==> flow/design.v <==
module color_proc
  # (parameter
      c_img_cols    = 160,  
      c_img_rows    = 120,  
      c_img_pxls    = c_img_cols * c_img_rows,
      c_nb_img_pxls = $clog2(c_img_pxls),  
      c_nb_cols     = $clog2(c_img_cols),
      c_nb_rows     = $clog2(c_img_rows),
      c_outframe_cols = 16,  
      c_outframe_rows = 8,   
      c_inframe_cols = c_img_cols-2*c_outframe_cols,  
      c_inframe_rows = c_img_rows-2*c_outframe_rows,  
      c_inframe_pxls = c_inframe_cols * c_inframe_rows,  
      c_nb_inframe_pxls = $clog2(c_inframe_pxls),  
      c_nb_inframe_cols = $clog2(c_inframe_cols),  
      c_hist_bins = 8,  
      c_nb_hist_bins = 3,  
      c_nb_hist_val = 11,  
      c_min_colorpixels = 128,   
    c_nb_buf_red   =  4,   
    c_nb_buf_green =  4,   
    c_nb_buf_blue  =  4,   
    c_nb_buf       =   c_nb_buf_red + c_nb_buf_green + c_nb_buf_blue
  )
  (
    input        rst,        
    input        clk,        
    input [2:0] rgbfilter,  
    input        new_frame_i,  
    input  [c_nb_buf-1:0]      orig_pxl,   
    output [c_nb_img_pxls-1:0] orig_addr,  
    output                     proc_we,   
    output [c_nb_buf-1:0]      proc_pxl,  
    output [c_nb_img_pxls-1:0] proc_addr,  
    output reg   new_frame_proc_o,  
    output reg [c_nb_inframe_pxls-1:0] colorpxls_o,
    output [c_nb_hist_val-1:0] colorpxls_bin0,
    output [c_nb_hist_val-1:0] colorpxls_bin1,
    output [c_nb_hist_val-1:0] colorpxls_bin2,
    output [c_nb_hist_val-1:0] colorpxls_bin3,
    output [c_nb_hist_val-1:0] colorpxls_bin4,
    output [c_nb_hist_val-1:0] colorpxls_bin5,
    output [c_nb_hist_val-1:0] colorpxls_bin6,
    output [c_nb_hist_val-1:0] colorpxls_bin7,
    output reg [c_nb_inframe_pxls-2:0] colorpxls_left_o,
    output reg [c_nb_inframe_pxls-2:0] colorpxls_rght_o,
    output reg [c_nb_inframe_pxls-2:0] colorpxls_bin012_o,
    output reg [c_nb_inframe_pxls-2:0] colorpxls_bin567_o,  
    output reg [c_nb_inframe_pxls-2:0] colorpxls_bin01_o,
    output reg [c_nb_inframe_pxls-2:0] colorpxls_bin67_o  
  );
  localparam c_msb_red = c_nb_buf-1;
  localparam c_msb_blu = c_nb_buf_blue-1;
  localparam c_msb_grn = c_msb_blu + c_nb_buf_green;
  reg [c_nb_img_pxls-1:0]  cnt_pxl;
  reg [c_nb_img_pxls-1:0]  cnt_pxl_proc;
  reg [c_nb_img_pxls-1:0]  cnt_pxl_proc_rg;  
  wire end_pxl_cnt;
  wire end_ln;
  wire inner_frame;  
  reg  inner_frame_rg;  
  wire [c_nb_buf_red-1:0]   red;
  wire [c_nb_buf_green-1:0] grn;
  wire [c_nb_buf_blue-1:0]  blu;
  wire [5:0] rgb222;
  reg    red_limit;
  reg    grn_limit;  
  reg    blu_limit;  
  reg    yel_limit;  
  reg    cya_limit;  
  reg    mag_limit;  
  reg    gra_limit;  
  reg    color_threshold;  
  wire    whi_limit;  
  wire red_gt_grn, red_gt_blu, grn_gt_blu;
  wire [c_nb_buf_red-1:0]  red_grn_absdif;
  wire [c_nb_buf_red-1:0]  red_blu_absdif;
  wire [c_nb_buf_green-1:0] grn_blu_absdif;
  localparam  [c_nb_buf_red-1:0] c_simil_limit = 2;  
  localparam  [c_nb_buf_red-1:0] c_vdif_limit = 7;  
  wire red_grn_simil, red_blu_simil, grn_blu_simil;
  wire red_grn_vdif, red_blu_vdif, grn_blu_vdif;
  localparam  C_BLACK_PXL = {c_nb_img_pxls{1'b0}};
  integer ind; 
  reg [c_nb_hist_val-1:0] histogram_tmp [c_hist_bins-1:0]; 
  reg [c_nb_hist_val-1:0] histogram     [c_hist_bins-1:0]; 
  reg [c_nb_inframe_pxls-1:0] colorpxls;
  reg [c_nb_inframe_pxls-2:0] colorpxls_left;
  reg [c_nb_inframe_pxls-2:0] colorpxls_rght;
  reg [c_nb_inframe_pxls-2:0] colorpxls_bin012;
  reg [c_nb_inframe_pxls-2:0] colorpxls_bin567;  
  reg [c_nb_inframe_pxls-2:0] colorpxls_bin01;
  reg [c_nb_inframe_pxls-2:0] colorpxls_bin67;  
  reg [c_nb_cols-1:0] col, col_rg;
  wire [c_nb_cols-1:0] col_inframe;
  wire [c_nb_hist_bins-1:0] hist_bin;
  reg  [c_nb_hist_bins-1:0] hist_bin_rg;  
  reg [c_nb_rows-1:0] row_num;
  reg       processing;  
  reg [c_nb_buf-1:0] orig_pxl_rg; 
  assign red = orig_pxl[c_msb_red:c_msb_grn+1];
  assign grn = orig_pxl[c_msb_grn:c_msb_blu+1];
  assign blu = orig_pxl[c_msb_blu:0];
  reg    proc_we_rg1, proc_we_rg2;
  always @ (posedge rst, posedge clk)
  begin
    if (rst) begin
      orig_pxl_rg     <= 0;
      inner_frame_rg  <= 1'b0;
      hist_bin_rg     <= 0;
      cnt_pxl_proc_rg <= 0;
      proc_we_rg2     <= 0;
    end
    else begin
      orig_pxl_rg    <= orig_pxl;
      inner_frame_rg <= inner_frame;
      hist_bin_rg    <= hist_bin;
      cnt_pxl_proc_rg <= cnt_pxl_proc;
      proc_we_rg2     <= proc_we_rg1;
    end
  end
  always @ (posedge rst, posedge clk)
  begin
    if (rst) begin
      cnt_pxl    <= 0;
      cnt_pxl_proc <= 0;
      processing <= 1'b0;    
      proc_we_rg1 <= 1'b0;    
    end
    else begin
      proc_we_rg1 <= processing;   
      if (processing) begin
        cnt_pxl_proc <= cnt_pxl;
        if (end_pxl_cnt) begin
          cnt_pxl <= 0;
          processing <= 1'b0;
        end
        else
          cnt_pxl <= cnt_pxl + 1'b1;
      end
      else begin  
        if (new_frame_i) begin
          processing <= 1'b1;
        end
      end
    end
  end
  assign end_pxl_cnt = (cnt_pxl == c_img_pxls-1) ? 1'b1 : 1'b0;
  assign orig_addr = cnt_pxl;
  assign proc_addr = cnt_pxl_proc_rg;
  assign end_ln = (col == c_img_cols-1)? 1'b1 : 1'b0;
  always @ (posedge clk, posedge rst) 
  begin
    if (rst) begin   
      row_num <=0;
    end 
    else begin
      if (processing) begin
        if (end_pxl_cnt) begin
          row_num <= 0;
        end
        else if (end_ln) begin
          row_num <= row_num +1'b1;
        end
      end
      else begin
        row_num <=0;
      end
    end 
  end
  always @ (posedge clk, posedge rst) 
  begin
    if (rst) begin   
      col <= 0;
    end 
    else begin
      if (processing) begin
        if (end_ln) begin
          col <= 0;
        end
        else begin
          col <= col +1'b1;
        end 
      end 
      else begin
        col <=0;
      end
    end
  end
  always @ (posedge clk, posedge rst)
  begin
    if (rst) begin
      col_rg <= 0;
    end
    else begin
      col_rg <= col;
    end
  end 
  assign inner_frame = (col_rg  >= c_outframe_cols  &&   
                        col_rg  <  c_img_cols-c_outframe_cols &&   
                        row_num >= c_outframe_rows &&    
                        row_num <  c_img_rows-c_outframe_rows)   
                     ? 1'b1 : 1'b0;
  assign rgb222 = {red[c_nb_buf_red-1:c_nb_buf_red-2],
                   grn[c_nb_buf_green-1:c_nb_buf_green-2],
                   blu[c_nb_buf_blue-1:c_nb_buf_blue-2]};
  assign red_gt_grn = (red > grn) ? 1'b1 : 1'b0;
  assign red_gt_blu = (red > blu) ? 1'b1 : 1'b0;
  assign grn_gt_blu = (grn > blu) ? 1'b1 : 1'b0;
  assign red_grn_absdif = red_gt_grn ? red - grn : grn - red;
  assign red_blu_absdif = red_gt_blu ? red - blu : blu - red;
  assign grn_blu_absdif = grn_gt_blu ? grn - blu : blu - grn;
  assign red_grn_simil = (red_grn_absdif <= c_simil_limit) ? 1'b1 : 1'b0;
  assign red_blu_simil = (red_blu_absdif <= c_simil_limit) ? 1'b1 : 1'b0;
  assign grn_blu_simil = (grn_blu_absdif <= c_simil_limit) ? 1'b1 : 1'b0;
  assign red_grn_vdif = (red_grn_absdif >= c_vdif_limit) ? 1'b1 : 1'b0;
  assign red_blu_vdif = (red_blu_absdif >= c_vdif_limit) ? 1'b1 : 1'b0;
  assign grn_blu_vdif = (grn_blu_absdif >= c_vdif_limit) ? 1'b1 : 1'b0;
  always @ (*)
  begin
    red_limit = 1'b0;
    grn_limit = 1'b0;
    blu_limit = 1'b0;
    yel_limit = 1'b0;
    cya_limit = 1'b0;
    mag_limit = 1'b0;
    gra_limit = 1'b0;
    if (red_gt_grn) begin               
      if (red_gt_blu) begin              
        if (grn_gt_blu) begin              
          if (red_grn_vdif) begin            
            red_limit = 1'b1;                 
          end
          else if (red_grn_simil) begin      
            if (red_blu_simil) begin         
              gra_limit = 1'b1;                 
            end
            else if (grn_blu_vdif) begin     
              yel_limit = 1'b1;                 
            end
          end
        end
        else begin                        
          if (red_blu_vdif) begin            
            red_limit = 1'b1;                 
          end
          else if (red_blu_simil) begin      
            if (red_grn_simil) begin         
              gra_limit = 1'b1;                 
            end
            else if (grn_blu_vdif) begin     
              mag_limit = 1'b1;                 
            end
          end
        end
      end
      else begin                          
        if (red_blu_vdif) begin             
          blu_limit = 1'b1;                   
        end
        else if (red_blu_simil) begin       
          if (grn_blu_simil) begin            
            gra_limit = 1'b1;                   
          end
          else if (red_grn_vdif) begin        
            mag_limit = 1'b1;                   
          end
        end
      end
    end
    else begin                          
      if (red_gt_blu) begin               
        if (red_grn_vdif) begin             
          grn_limit = 1'b1;                  
        end
        else if (red_grn_simil) begin     
          if (red_blu_vdif) begin          
            yel_limit = 1'b1;               
          end
          else if (grn_blu_simil) begin    
            gra_limit = 1'b1;                
          end
        end
      end
      else begin                          
        if (grn_gt_blu) begin               
          if (grn_blu_vdif) begin            
            grn_limit = 1'b1;                   
          end
          else if (grn_blu_simil) begin       
            if (red_blu_vdif) begin             
              cya_limit = 1'b1;                  
            end
            else if (red_grn_simil) begin       
              gra_limit = 1'b1;                   
            end
          end
        end
        else begin                        
          if (grn_blu_vdif) begin          
            blu_limit = 1'b1;                   
          end
          else if (grn_blu_simil) begin     
            if (red_blu_simil) begin         
              gra_limit = 1'b1;                   
            end
            else if (red_grn_vdif) begin     
              cya_limit = 1'b1;                  
            end
          end
        end
      end
    end
  end
  assign whi_limit = gra_limit &
                     red[c_nb_buf_red-1]   &
                     grn[c_nb_buf_green-1] &
                     blu[c_nb_buf_blue-1]  &
                     red[c_nb_buf_red-2]   &
                     grn[c_nb_buf_green-2] &
                     blu[c_nb_buf_blue-2];
  assign col_inframe = col_rg - c_outframe_cols;
  assign hist_bin = col_inframe[c_nb_inframe_cols-1:c_nb_inframe_cols-c_nb_hist_bins];   
  always @ (posedge clk, posedge rst) 
  begin
    if (rst) begin  
      for(ind=0;ind<c_hist_bins;ind=ind+1) begin
        histogram_tmp[ind] <=  0;  
      end
      colorpxls         <= 0;  
      colorpxls_left    <= 0;  
      colorpxls_rght    <= 0;  
      colorpxls_bin012 <= 0;
      colorpxls_bin567 <= 0; 
      colorpxls_bin01  <= 0; 
      colorpxls_bin67  <= 0; 
    end 
    else begin 
      if (end_pxl_cnt) begin
        for(ind=0;ind<c_hist_bins;ind=ind+1) begin
          histogram_tmp[ind]  <= 0;  
        end
        colorpxls         <= 0;  
        colorpxls_left    <= 0;  
        colorpxls_rght    <= 0;  
        colorpxls_bin012 <= 0;
        colorpxls_bin567 <= 0; 
        colorpxls_bin01  <= 0; 
        colorpxls_bin67  <= 0; 
      end
      else begin
        if (inner_frame_rg == 1'b1) begin
          if (color_threshold == 1'b1) begin  
            histogram_tmp[hist_bin_rg] <= histogram_tmp[hist_bin_rg] + 1'b1;
            colorpxls <= colorpxls + 1;
            case (hist_bin)
              3'd0: begin
                colorpxls_left   <= colorpxls_left   + 1'b1;  
                colorpxls_bin012 <= colorpxls_bin012 + 1'b1;  
                colorpxls_bin01  <= colorpxls_bin01  + 1'b1;  
              end
              3'd1: begin
                colorpxls_left   <= colorpxls_left   + 1'b1;  
                colorpxls_bin012 <= colorpxls_bin012 + 1'b1;  
                colorpxls_bin01  <= colorpxls_bin01  + 1'b1;  
              end
              3'd2: begin
                colorpxls_left   <= colorpxls_left   + 1'b1;  
                colorpxls_bin012 <= colorpxls_bin012 + 1'b1;  
              end
              3'd3: begin
                colorpxls_left   <= colorpxls_left + 1'b1;   
              end
              3'd4: begin
                colorpxls_rght   <= colorpxls_rght + 1'b1;   
              end
              3'd5: begin
                colorpxls_rght   <= colorpxls_rght  + 1'b1;   
                colorpxls_bin567 <= colorpxls_bin567 + 1'b1;  
              end
              3'd6: begin
                colorpxls_rght   <= colorpxls_rght   + 1'b1;  
                colorpxls_bin567 <= colorpxls_bin567 + 1'b1;  
                colorpxls_bin67  <= colorpxls_bin67  + 1'b1;  
              end
              3'd7: begin
                colorpxls_rght   <= colorpxls_rght   + 1'b1;  
                colorpxls_bin567 <= colorpxls_bin567 + 1'b1;  
                colorpxls_bin67  <= colorpxls_bin67  + 1'b1;  
              end
            endcase
          end
        end
      end
    end
  end
  always @ (posedge clk, posedge rst) 
  begin
    if (rst) begin
      new_frame_proc_o   <= 1'b0;
      for(ind=0;ind<c_hist_bins;ind=ind+1) begin
        histogram[ind] <= 0;  
      end     
      colorpxls_o        <= 0;
      colorpxls_left_o   <= 0;
      colorpxls_rght_o   <= 0;
      colorpxls_bin012_o <= 0;
      colorpxls_bin567_o <= 0;
      colorpxls_bin01_o  <= 0;
      colorpxls_bin67_o  <= 0;
    end
    else if (end_pxl_cnt) begin
      new_frame_proc_o   <= 1'b1;
      for(ind=0;ind<c_hist_bins;ind=ind+1) begin
        histogram[ind] <= histogram_tmp[ind];
      end   
      colorpxls_o        <= colorpxls;
      colorpxls_left_o   <= colorpxls_left;
      colorpxls_rght_o   <= colorpxls_rght;
      colorpxls_bin012_o <= colorpxls_bin012;
      colorpxls_bin567_o <= colorpxls_bin567;
      colorpxls_bin01_o  <= colorpxls_bin01;
      colorpxls_bin67_o  <= colorpxls_bin67;
    end
    else
      new_frame_proc_o  <= 1'b0;
  end
  assign colorpxls_bin0 = histogram[0];
  assign colorpxls_bin1 = histogram[1];
  assign colorpxls_bin2 = histogram[2];
  assign colorpxls_bin3 = histogram[3];
  assign colorpxls_bin4 = histogram[4];
  assign colorpxls_bin5 = histogram[5];
  assign colorpxls_bin6 = histogram[6];
  assign colorpxls_bin7 = histogram[7];
  assign proc_pxl = color_threshold ? orig_pxl_rg : C_BLACK_PXL;
  assign proc_we  = proc_we_rg2;
  always @ (posedge clk)  
  begin
    color_threshold <= 1'b1;
    case (rgbfilter)
      3'b000:  
        color_threshold <= 1'b1;
      3'b100: begin  
        color_threshold <= red_limit;
      end
      3'b010: begin  
        color_threshold <= grn_limit;
      end
      3'b001: begin  
        color_threshold <= blu_limit;
      end
      3'b110: begin  
        color_threshold <= yel_limit;
      end
      3'b101: begin  
        color_threshold <= mag_limit;
      end
      3'b011: begin  
        color_threshold <= cya_limit;
      end
      3'b111: begin  
        color_threshold <= whi_limit;
      end
    endcase
  end
endmodule
module centroid
  # (parameter
      c_img_cols    = 160,  
      c_img_rows    = 120,  
      c_img_pxls    = c_img_cols * c_img_rows,
      c_nb_img_pxls = $clog2(c_img_pxls),  
      c_nb_cols     = $clog2(c_img_cols),
      c_nb_rows     = $clog2(c_img_rows),
      c_inframe_cols = 128,  
      c_inframe_rows = 104,  
      c_inframe_pxls = c_inframe_cols * c_inframe_rows,  
      c_nb_inframe_pxls = $clog2(c_inframe_pxls),  
      c_hist_bins = 8,  
      c_nb_hist_bins = $clog2(c_hist_bins),  
      c_nb_hist_val = $clog2(c_inframe_rows *(c_inframe_cols/c_hist_bins)), 
      c_nb_centroid = 8,
      c_nb_prox  = 3,
      c_min_colorpxls = 128  
  )
  (
    input        rst,        
    input        clk,        
    input        new_frame_proc_i,  
    input [c_nb_inframe_pxls-1:0] colorpxls_i,
    input [c_nb_hist_val-1:0] colorpxls_bin0_i,
    input [c_nb_hist_val-1:0] colorpxls_bin7_i,
    input [c_nb_inframe_pxls-2:0] colorpxls_left_i,
    input [c_nb_inframe_pxls-2:0] colorpxls_rght_i,
    input [c_nb_inframe_pxls-2:0] colorpxls_bin012_i,  
    input [c_nb_inframe_pxls-2:0] colorpxls_bin567_i,  
    input [c_nb_inframe_pxls-2:0] colorpxls_bin01_i,  
    input [c_nb_inframe_pxls-2:0] colorpxls_bin67_i,  
    output reg [c_nb_centroid-1:0] centroid_o,
    output reg new_centroid_o,      
    output reg [c_nb_prox-1:0] proximity_o   
  );
  wire [c_nb_inframe_pxls-2:0] colorpxls_half;
  wire [c_nb_inframe_pxls-2:0] colorpxls_div;
  reg [c_nb_centroid-1:0] centroid_tmp;
  reg [c_nb_prox-1:0]     proximity_tmp;    
  wire left;
  wire [c_nb_inframe_pxls-2:0] absdif_lft_rght;
  assign left = (colorpxls_left_i > colorpxls_rght_i) ? 1'b1 : 1'b0;
  assign absdif_lft_rght = (left == 1'b1) ? (colorpxls_left_i - colorpxls_rght_i) :
                                            (colorpxls_rght_i - colorpxls_left_i);
  assign colorpxls_half = colorpxls_i[c_nb_inframe_pxls-1:1];
  assign colorpxls_div = {3'b0 , colorpxls_i[c_nb_inframe_pxls-1:4]};
  always @(*) 
  begin
    centroid_tmp = 0;  
    if (colorpxls_i <= c_min_colorpxls)  
      centroid_tmp = 0;
    else if (absdif_lft_rght < colorpxls_div)   
      centroid_tmp[4:3] = 2'b11;  
    else if (left) begin  
      if (colorpxls_bin0_i >= colorpxls_half) 
        centroid_tmp[0] = 1'b1;  
      else if (colorpxls_bin01_i >= colorpxls_half) 
        centroid_tmp[1] = 1'b1;  
      else if (colorpxls_bin012_i >= colorpxls_half) 
        centroid_tmp[2] = 1'b1;  
      else  
        centroid_tmp[3] = 1'b1;  
    end
    else begin  
      if (colorpxls_bin7_i >= colorpxls_half) 
        centroid_tmp[7] = 1'b1;  
      else if (colorpxls_bin67_i >= colorpxls_half) 
        centroid_tmp[6] = 1'b1;  
      else if (colorpxls_bin567_i >= colorpxls_half) 
        centroid_tmp[5] = 1'b1;  
      else  
        centroid_tmp[4] = 1'b1;  
    end
  end
  always @(*)
  begin
    if (colorpxls_i[c_nb_inframe_pxls-1] == 1'b1) begin  
        proximity_tmp = 3'd7; 
    end
    else if (colorpxls_i[c_nb_inframe_pxls-2] == 1'b1) begin  
      if (colorpxls_i[c_nb_inframe_pxls-3] == 1'b1) begin  
        proximity_tmp = 3'd7;   
      end
      else
        proximity_tmp = 3'd6;   
    end
    else if (colorpxls_i[c_nb_inframe_pxls-3] == 1'b1) begin  
      proximity_tmp = 3'd5;   
    end
    else if (colorpxls_i[c_nb_inframe_pxls-4] == 1'b1) begin  
      proximity_tmp = 3'd4;   
    end
    else if (colorpxls_i[c_nb_inframe_pxls-5] == 1'b1) begin  
      proximity_tmp = 3'd3;   
    end
    else if (colorpxls_i[c_nb_inframe_pxls-6] == 1'b1) begin  
      proximity_tmp = 3'd2;   
    end
    else if (colorpxls_i[c_nb_inframe_pxls-7] == 1'b1) begin  
      proximity_tmp = 3'd1;   
    end
    else
      proximity_tmp = 3'd0;   
  end
  always @ (posedge clk, posedge rst) 
  begin
    if (rst) begin
      new_centroid_o <= 1'b0;
      centroid_o <= 0; 
      proximity_o <= 0;
    end
    else begin
      new_centroid_o <= new_frame_proc_i;
      if (new_frame_proc_i == 1'b1) begin
        centroid_o <= centroid_tmp; 
        proximity_o <= proximity_tmp;
      end
    end
  end
endmodule
module color_centroid
  (
    input         clk,
    input         rst,           
    input  [2:0]  rgbfilter,     
    input         new_frame_i,   
    output [14:0] orig_addr,
    input  [11:0] orig_pxl,
    output        proc_we,
    output [14:0] proc_addr,
    output [11:0] proc_pxl,
    output [7:0]  centroid,
    output        new_centroid,
    output [2:0]  proximity
  );
  localparam c_img_cols      = 160;
  localparam c_img_rows      = 120;
  localparam c_img_pxls      = c_img_cols * c_img_rows;
  localparam c_nb_img_cols   = 8;
  localparam c_nb_img_rows   = 7;
  localparam c_nb_img_pxls   = 15;
  localparam c_outframe_cols = 16;
  localparam c_outframe_rows = 8;
  localparam c_inframe_cols  = c_img_cols-2*c_outframe_cols;  
  localparam c_inframe_rows  = c_img_rows-2*c_outframe_rows;  
  localparam c_inframe_pxls  = c_inframe_cols * c_inframe_rows;  
  localparam c_nb_inframe_pxls = 14;
  localparam c_hist_bins     = 8;
  localparam c_nb_hist_bins  = 3;
  localparam c_nb_hist_val   = 11;
  localparam c_nb_centroid   = 8;
  localparam c_nb_prox       = 3;
  localparam c_nb_buf_red    = 4;
  localparam c_nb_buf_green  = 4;
  localparam c_nb_buf_blue   = 4;
  localparam c_nb_buf        = 12;
  wire [c_nb_hist_val-1:0] colorpxls_bin0;
  wire [c_nb_hist_val-1:0] colorpxls_bin7;
  wire [c_nb_inframe_pxls-1:0] colorpxls;
  wire [c_nb_inframe_pxls-2:0] colorpxls_left;
  wire [c_nb_inframe_pxls-2:0] colorpxls_rght;
  wire [c_nb_inframe_pxls-2:0] colorpxls_bin012;
  wire [c_nb_inframe_pxls-2:0] colorpxls_bin567;
  wire [c_nb_inframe_pxls-2:0] colorpxls_bin01;
  wire [c_nb_inframe_pxls-2:0] colorpxls_bin67;
  wire new_frame_proc;
  color_proc
    #(
      .c_img_cols     (c_img_cols),
      .c_img_rows     (c_img_rows),
      .c_img_pxls     (c_img_pxls),
      .c_nb_cols      (c_nb_img_cols),
      .c_nb_rows      (c_nb_img_rows),
      .c_nb_img_pxls  (c_nb_img_pxls),
      .c_outframe_cols(c_outframe_cols),
      .c_outframe_rows(c_outframe_rows),
      .c_inframe_cols (c_inframe_cols),
      .c_inframe_rows (c_inframe_rows),
      .c_inframe_pxls (c_inframe_pxls),
      .c_hist_bins    (c_hist_bins),
      .c_nb_hist_val  (c_nb_hist_val),
      .c_nb_buf_red   (c_nb_buf_red),
      .c_nb_buf_green (c_nb_buf_green),
      .c_nb_buf_blue  (c_nb_buf_blue),
      .c_nb_buf       (c_nb_buf)
    )
    color_filter
    (
      .rst        (rst),
      .clk        (clk),
      .rgbfilter  (rgbfilter),
      .new_frame_i(new_frame_i),
      .orig_addr  (orig_addr),
      .orig_pxl   (orig_pxl),
      .proc_we    (proc_we),
      .proc_addr  (proc_addr),
      .proc_pxl   (proc_pxl),
      .new_frame_proc_o (new_frame_proc),
      .colorpxls_o    (colorpxls),
      .colorpxls_bin0 (colorpxls_bin0),
      .colorpxls_bin1 (),
      .colorpxls_bin2 (),
      .colorpxls_bin3 (),
      .colorpxls_bin4 (),
      .colorpxls_bin5 (),
      .colorpxls_bin6 (),
      .colorpxls_bin7 (colorpxls_bin7),
      .colorpxls_left_o   (colorpxls_left),
      .colorpxls_rght_o   (colorpxls_rght),
      .colorpxls_bin012_o (colorpxls_bin012),
      .colorpxls_bin567_o (colorpxls_bin567),
      .colorpxls_bin01_o  (colorpxls_bin01),
      .colorpxls_bin67_o  (colorpxls_bin67)
    );
  centroid
    #(
      .c_img_cols     (c_img_cols),
      .c_img_rows     (c_img_rows),
      .c_img_pxls     (c_img_pxls),
      .c_nb_cols      (c_nb_img_cols),
      .c_nb_rows      (c_nb_img_rows),
      .c_nb_img_pxls  (c_nb_img_pxls),
      .c_inframe_cols (c_inframe_cols),
      .c_inframe_rows (c_inframe_rows),
      .c_inframe_pxls (c_inframe_pxls),
      .c_hist_bins    (c_hist_bins),
      .c_nb_hist_bins (c_nb_hist_bins),
      .c_nb_hist_val  (c_nb_hist_val),
      .c_nb_centroid  (c_nb_centroid),
      .c_nb_prox      (c_nb_prox),
      .c_min_colorpxls(128)
    )
    centroid_calc
    (
      .rst              (rst),
      .clk              (clk),
      .new_frame_proc_i (new_frame_proc),
      .colorpxls_i      (colorpxls),
      .colorpxls_bin0_i (colorpxls_bin0),
      .colorpxls_bin7_i (colorpxls_bin7),
      .colorpxls_left_i  (colorpxls_left),
      .colorpxls_rght_i  (colorpxls_rght),
      .colorpxls_bin012_i(colorpxls_bin012),
      .colorpxls_bin567_i(colorpxls_bin567),
      .colorpxls_bin01_i (colorpxls_bin01),
      .colorpxls_bin67_i (colorpxls_bin67),
      .centroid_o     (centroid),
      .new_centroid_o (new_centroid),
      .proximity_o    (proximity)
    );
endmodule
==> Tool chain data of color_centroid <==
What the tools print for color_centroid, step after step.
Lines are those of the file above, counted from 1.
Cell names lack the library's common part.
{ "inputs": {"design": "color_centroid", "clk_port": "clk", "library": "sky130hd", "pvt_corner": "tt_025C_1v80"} }

==> After elaboration <==
Yosys after proc, flatten, opt, wreduce and memory -nomap, before mapping. Print and check cells are not counted. Equal cells are merged and count once.
{ "bits": {"regBits": 395, "input_bits": 18, "output_inout_bits": 55, "wordCells": 335} }
{ "classes": {"addsub": 20, "cmp": 22, "equal": 24, "n_mux": 179, "bitwise": 6, "reduce_logical": 43} }
{ "op_table": {"columns": ["cell", "count"], "rows": [
  ["2-to-1 mux 11 bit", 35],
  ["2-to-1 mux 13 bit", 25],
  ["case mux 11 bit (select 8 bit)", 1],
  ["2-to-1 mux 1 bit", 88],
  ["adder 13 x 1 -> 13 bit (second input constant)", 6],
  [">= comparator 13 bit", 4],
  ["AND reduction 3 bit", 14],
  ["2-to-1 mux 14 bit", 3],
  ["== test 3 bit (second input constant)", 12],
  ["nonzero test 2 bit", 16],
  ["2-to-1 mux 3 bit", 10],
  [">= comparator 11 x 13 -> 1 bit", 2],
  ["subtractor 13 bit", 2],
  ["subtractor 4 bit", 6],
  ["2-to-1 mux 8 bit", 3],
  ["2-to-1 mux 7 bit", 3],
  ["2-to-1 mux 4 bit", 5],
  ["== test 3 x 2 -> 1 bit (second input constant)", 6],
  ["adder 15 x 1 -> 15 bit (second input constant)", 1],
  ["== test 15 bit (second input constant)", 1],
  ["2-to-1 mux 15 bit", 1],
  ["adder 14 x 1 -> 14 bit (second input constant)", 1],
  ["less-or-equal comparator 14 x 8 -> 1 bit (second input constant)", 1],
  ["< comparator 13 x 10 -> 1 bit", 1],
  ["> comparator 13 bit", 1],
  ["less-or-equal comparator 4 x 2 -> 1 bit (second input constant)", 3],
  [">= comparator 4 x 3 -> 1 bit (second input constant)", 3],
  ["> comparator 4 bit", 3]
]} }
Other operator kinds: 21; their cells: 37.

==> Longest topological paths <==
Yosys ltp: most cells in a row. Word level: on the elaborated netlist, between registers, memories and ports. Mapped: between sequential cells and ports; inverters and the memories' decode and read muxes count.
{ "depth": {"word_depth": 19, "ABC_AREA": 0, "depth_mapped": 23, "depth_no_buf": 20} }

==> Netlist <==
The flow's flattened synthesis, as Yosys stat reports it; memories are mapped. The netlist is that of the ABC_AREA named above (0 if unset); the other value can give another one.
The area totals of this step are shown rounded.
{ "synth_totals": {"stdcells": 2155, "area_um2": 21000, "sequential_area_um2": 9879, "ff_cells": 395, "buffers": 79} }
{ "by_type": {"columns": ["type", "count", "area_total_um2"], "rows": [
  ["dfrtp_1", 394, 9.86E+03],
  ["ha_1", 147, 1.84E+03],
  ["nand2_1", 377, 1.42E+03],
  ["o21ai_0", 148, 740.71],
  ["mux2_2", 59, 664.387],
  ["xor2_1", 72, 630.605],
  ["nor2_1", 167, 626.851],
  ["a21oi_1", 108, 540.518],
  ["inv_1", 91, 341.578],
  ["nand3_1", 66, 330.317],
  ["xnor2_1", 34, 297.786],
  ["nand4_1", 40, 250.24],
  ["a21o_1", 30, 225.216],
  ["mux2i_1", 22, 220.211],
  ["and3_1", 32, 200.192],
  ["fa_1", 8, 160.154],
  ["clkbuf_1", 39, 146.39],
  ["buf_2", 29, 145.139]
]} }
Other cell types: 75; their cells: 292.
By module: a second synthesis without flattening, with its own total; a netlist apart from the flattened one above.
{ "unflattened": {"cells_unflattened": 2541, "area_unflattened_um2": 23890} }
Rows give one instance, submodules left out.
{ "by_module": {"columns": ["mod", "instances", "cells", "mod_area_um2", "seq_area_um2"], "rows": [
  ["color_proc", 1, 2092, 20140, 11230],
  ["centroid", 1, 449, 3741, 300.3],
  ["color_centroid", 1, 0, 0.0, 0.0]
]} }

==> Worst setup path after synthesis <==
OpenSTA on the mapped netlist: ideal clock, no wires. The path of least setup slack (recovery checks aside). Input and output delay are each 20% of the period. Register names are those of the netlist, which keeps one name where synthesis merged equal registers.
{ "synth_path": {"path_type": "input to register", "start": "in orig_pxl[4]", "end": "reg color_filter.color_threshold", "clock_period_ns": 10.0, "input_delay_ns": 2.000, "setup_ns": 0.060, "arrival_ns": 4.482, "t_required_ns": 9.940, "path_slack_ns": 5.458, "delay_ns": 2.542, "stages": 13, "path_buffers": 0, "period_less_setup_slack_ns": 4.542} }
"delay_ns" = arrival - input delay + setup time.
"stages": output pins that drive a net of the path, with the launching flip-flop's if there is one; two outputs of one cell count as two.
"period_less_setup_slack_ns" is the clock period less the worst setup slack; recovery checks do not enter. This is arithmetic on one report: input and output delays are still those of the set period (20% each).
Between the ends stands the longest chain of elaborated cells between them, by number of cells; it is not shown to be the way that was timed. Of several equally long chains one is given.
Each line given opens the expression or statement behind the cell; cells for indexed reads and writes are added by Yosys, which also makes memories of some case tables.
A register here has more assigning lines than the two given.
{ "synth_between": {"path_cell_list": "inv_1 > ha_1 > inv_1 > fa_1 > and3_4 > o21ai_4 > a211oi_1 > or3_1 > a31o_1 > nor4b_2 > o21ai_1 > a2111oi_2 > a311o_1", "elab_chain_cells": 19, "cone_cells": 83, "classes_between": "add/sub (4); compare (6); mux (67); logic (6)"} }
{ "synth_rtl": {"columns": ["element", "line_no", "rtl"], "rows": [
  ["start: declaration", 596, "input  [11:0] orig_pxl,"],
  ["> comparator 4 bit", 207, "assign red_gt_grn = (red > grn) ? 1'b1 : 1'b0;"],
  ["2-to-1 mux 1 bit", 207, null],
  ["2-to-1 mux 4 bit", 210, "assign red_grn_absdif = red_gt_grn ? red - grn : grn - red;"],
  ["less-or-equal comparator 4 x 2 -> 1 bit", 213, "assign red_grn_simil = (red_grn_absdif <= c_simil_limit) ? 1'b1 : 1'b0;"],
  ["2-to-1 mux 1 bit", 213, null],
  ["2-to-1 mux 1 bit", 294, "else if (red_grn_simil) begin"],
  ["2-to-1 mux 1 bit", 291, "if (red_blu_vdif) begin"],
  ["2-to-1 mux 1 bit", 290, "else if (grn_blu_simil) begin"],
  ["2-to-1 mux 1 bit", 287, "if (grn_blu_vdif) begin"],
  ["2-to-1 mux 1 bit", 286, "if (grn_gt_blu) begin"],
  ["2-to-1 mux 1 bit", 272, "if (red_gt_blu) begin"],
  ["2-to-1 mux 1 bit", 228, "if (red_gt_grn) begin"],
  ["bitwise AND 1 bit x6", 315, "assign whi_limit = gra_limit &"],
  ["case mux 1 bit (select 8 bit)", 441, "case (rgbfilter)"],
  ["end: assignment", 445, "color_threshold <= red_limit;"],
  ["end: assignment", 448, "color_threshold <= grn_limit;"],
  ["end: declaration", 73, "reg    color_threshold;"]
]} }

==> Worst path after layout <==
From the final timing report of run 1: the path of least setup slack in the routed layout; clock arrival at registers is part of the times.
{ "layout_path": {"path_type": "register to register", "start": "reg color_filter.colorpxls_rght_o[6]", "end": "reg centroid_calc.centroid_o[7]", "clock_period_ns": 4.34, "setup_ns": 0.13, "arrival_ns": 4.33, "t_required_ns": 4.83, "path_slack_ns": 0.50, "stages": 22, "path_buffers": 2} }
Between the ends stands the longest chain of elaborated cells between them, by number of cells; it is not shown to be the way that was timed. Of several equally long chains one is given.
{ "layout_between": {"path_cell_list": "dfrtp_1 > inv_2 > ha_4 > o21ai_2 > o21a_1 > nor3_4 > nor4b_2 > or2_4 > buf_6 > buf_12 > mux2i_1 > o21ai_1 > xor2_1 > ha_2 > a21o_1 > a211oi_2 > a21oi_1 > nor3_1 > o21bai_1 > nor3b_2 > o211a_4 > o32ai_2", "elab_chain_cells": 6, "cone_cells": 9, "classes_between": "add/sub (2); compare (2); mux (5)"} }
{ "layout_rtl": {"columns": ["element", "line_no", "rtl"], "rows": [
  ["start: declaration", 46, "output reg [c_nb_inframe_pxls-2:0] colorpxls_rght_o,"],
  ["start: assignment", 406, "colorpxls_rght_o   <= 0;"],
  ["start: assignment", 419, "colorpxls_rght_o   <= colorpxls_rght;"],
  ["> comparator 13 bit", 510, "assign left = (colorpxls_left_i > colorpxls_rght_i) ? 1'b1 : 1'b0;"],
  ["2-to-1 mux 1 bit", 510, null],
  ["2-to-1 mux 13 bit", 511, "assign absdif_lft_rght = (left == 1'b1) ? (colorpxls_left_i - colorpxls_rght_i) :"],
  ["< comparator 13 x 10 -> 1 bit", 520, "else if (absdif_lft_rght < colorpxls_div)"],
  ["2-to-1 mux 3 bit", 520, null],
  ["2-to-1 mux 8 bit", 518, "if (colorpxls_i <= c_min_colorpxls)"],
  ["end: assignment", 577, "centroid_o <= 0;"],
  ["end: assignment", 583, "centroid_o <= centroid_tmp;"],
  ["end: declaration", 500, "output reg [c_nb_centroid-1:0] centroid_o,"]
]} }

# Flow runs of color_centroid

Flow measurements of color_centroid on sky130hd: 5 stored runs with different settings, listed in no order. Input and output delays are each 20% of the period that was set; the output load is 0.01 pF.
"timing.achieved_period_ns" = clock period - worst setup slack. The figure is calculated, with input and output delays left at 20% of the set period.
"worst_setup_path_time_ns" = time allowed to the worst setup path (clock period - input delay - output delay, where it has them) - its slack; a late launch clock adds to it, a late capture clock takes from it.
"design_power_uw" is the tool's figure for a default switching activity; nothing was simulated.
Measured values are rounded.
[
  {
    "run": "run 1",
    "settings": { "CORE_ASPECT_RATIO": 1.35, "CORE_UTILIZATION": 22, "CTS_CLUSTER_DIAMETER": 379, "MAX_ROUTING_LAYER": "met4", "PLACE_DENSITY": 0.83, "SETUP_SLACK_MARGIN": 0.72, "SLEW_MARGIN": 10, "TNS_END_PERCENT": 5, "period_ns": 4.34, "CAP_MARGIN": 20, "CORE_MARGIN": 2 },
    "results": { "synthArea_um2": 21000, "final_die_area_um2": 97990, "worst_setup_slack_ns": 0.499, "final_stdcell_area_um2": 25350, "finalUtil_pct": 26.8, "setup_tns_ns": 0.000, "timing.achieved_period_ns": 3.841, "worst_setup_path_time_ns": 3.84, "critical_path_type": "register to register", "design_power_uw": 9657, "ws_hold_ns": 0.355 }
  },
  {
    "run": "run 2",
    "settings": { "CORE_UTILIZATION": 70, "GPL_TIMING_DRIVEN": 1, "MAX_ROUTING_LAYER": "met4", "MIN_ROUTING_LAYER": "met1", "PLACE_DENSITY_LB_ADDON": 0.17, "SETUP_SLACK_MARGIN": 0.68, "SLEW_MARGIN": 20, "period_ns": 8.01, "CAP_MARGIN": 20, "CORE_MARGIN": 2 },
    "results": { "synthArea_um2": 21000, "final_die_area_um2": 31410, "worst_setup_slack_ns": 2.714, "final_stdcell_area_um2": 23420, "finalUtil_pct": 79.2, "setup_tns_ns": 0.000, "timing.achieved_period_ns": 5.296, "worst_setup_path_time_ns": 5.30, "critical_path_type": "register to register", "design_power_uw": 4983, "ws_hold_ns": 0.359 }
  },
  {
    "run": "run 3",
    "settings": { "ABC_AREA": 0, "CAP_MARGIN": 15, "CORE_ASPECT_RATIO": 1.38, "CORE_MARGIN": 5, "CORE_UTILIZATION": 54, "CTS_CLUSTER_DIAMETER": 100, "GPL_TIMING_DRIVEN": 1, "MAX_ROUTING_LAYER": "met5", "PLACE_DENSITY_LB_ADDON": 0.17, "SETUP_SLACK_MARGIN": 2.98, "SLEW_MARGIN": 10, "TNS_END_PERCENT": 95, "period_ns": 10.0 },
    "results": { "synthArea_um2": 21000, "final_die_area_um2": 42990, "worst_setup_slack_ns": 4.817, "final_stdcell_area_um2": 23570, "finalUtil_pct": 60.9, "setup_tns_ns": 0.000, "timing.achieved_period_ns": 5.183, "worst_setup_path_time_ns": 5.18, "critical_path_type": "register to register", "design_power_uw": 3969, "ws_hold_ns": 0.362 }
  },
  {
    "run": "run 4",
    "settings": { "CORE_ASPECT_RATIO": 0.68, "CORE_UTILIZATION": 27, "MIN_ROUTING_LAYER": "met1", "SETUP_SLACK_MARGIN": 0.59, "SLEW_MARGIN": 40, "period_ns": 3.12, "CAP_MARGIN": 20, "CORE_MARGIN": 2 },
    "results": { "synthArea_um2": 21000, "final_die_area_um2": 80080, "worst_setup_slack_ns": -0.709, "final_stdcell_area_um2": 27460, "finalUtil_pct": 35.6, "setup_tns_ns": -5.115, "timing.achieved_period_ns": 3.829, "worst_setup_path_time_ns": 3.83, "critical_path_type": "register to register", "design_power_uw": 14270, "ws_hold_ns": 0.225 }
  },
  {
    "run": "run 5",
    "settings": { "ABC_AREA": 1, "CAP_MARGIN": 15, "CORE_ASPECT_RATIO": 1.38, "CORE_UTILIZATION": 54, "CTS_CLUSTER_DIAMETER": 100, "MAX_ROUTING_LAYER": "met4", "SETUP_SLACK_MARGIN": 2.98, "SLEW_MARGIN": 10, "period_ns": 10.0, "CORE_MARGIN": 2 },
    "results": { "synthArea_um2": 21890, "final_die_area_um2": 42190, "worst_setup_slack_ns": 5.576, "final_stdcell_area_um2": 24540, "finalUtil_pct": 61.5, "setup_tns_ns": 0.000, "timing.achieved_period_ns": 4.424, "worst_setup_path_time_ns": 2.42, "critical_path_type": "input to register", "design_power_uw": 3361, "ws_hold_ns": 0.350 }
  }
]
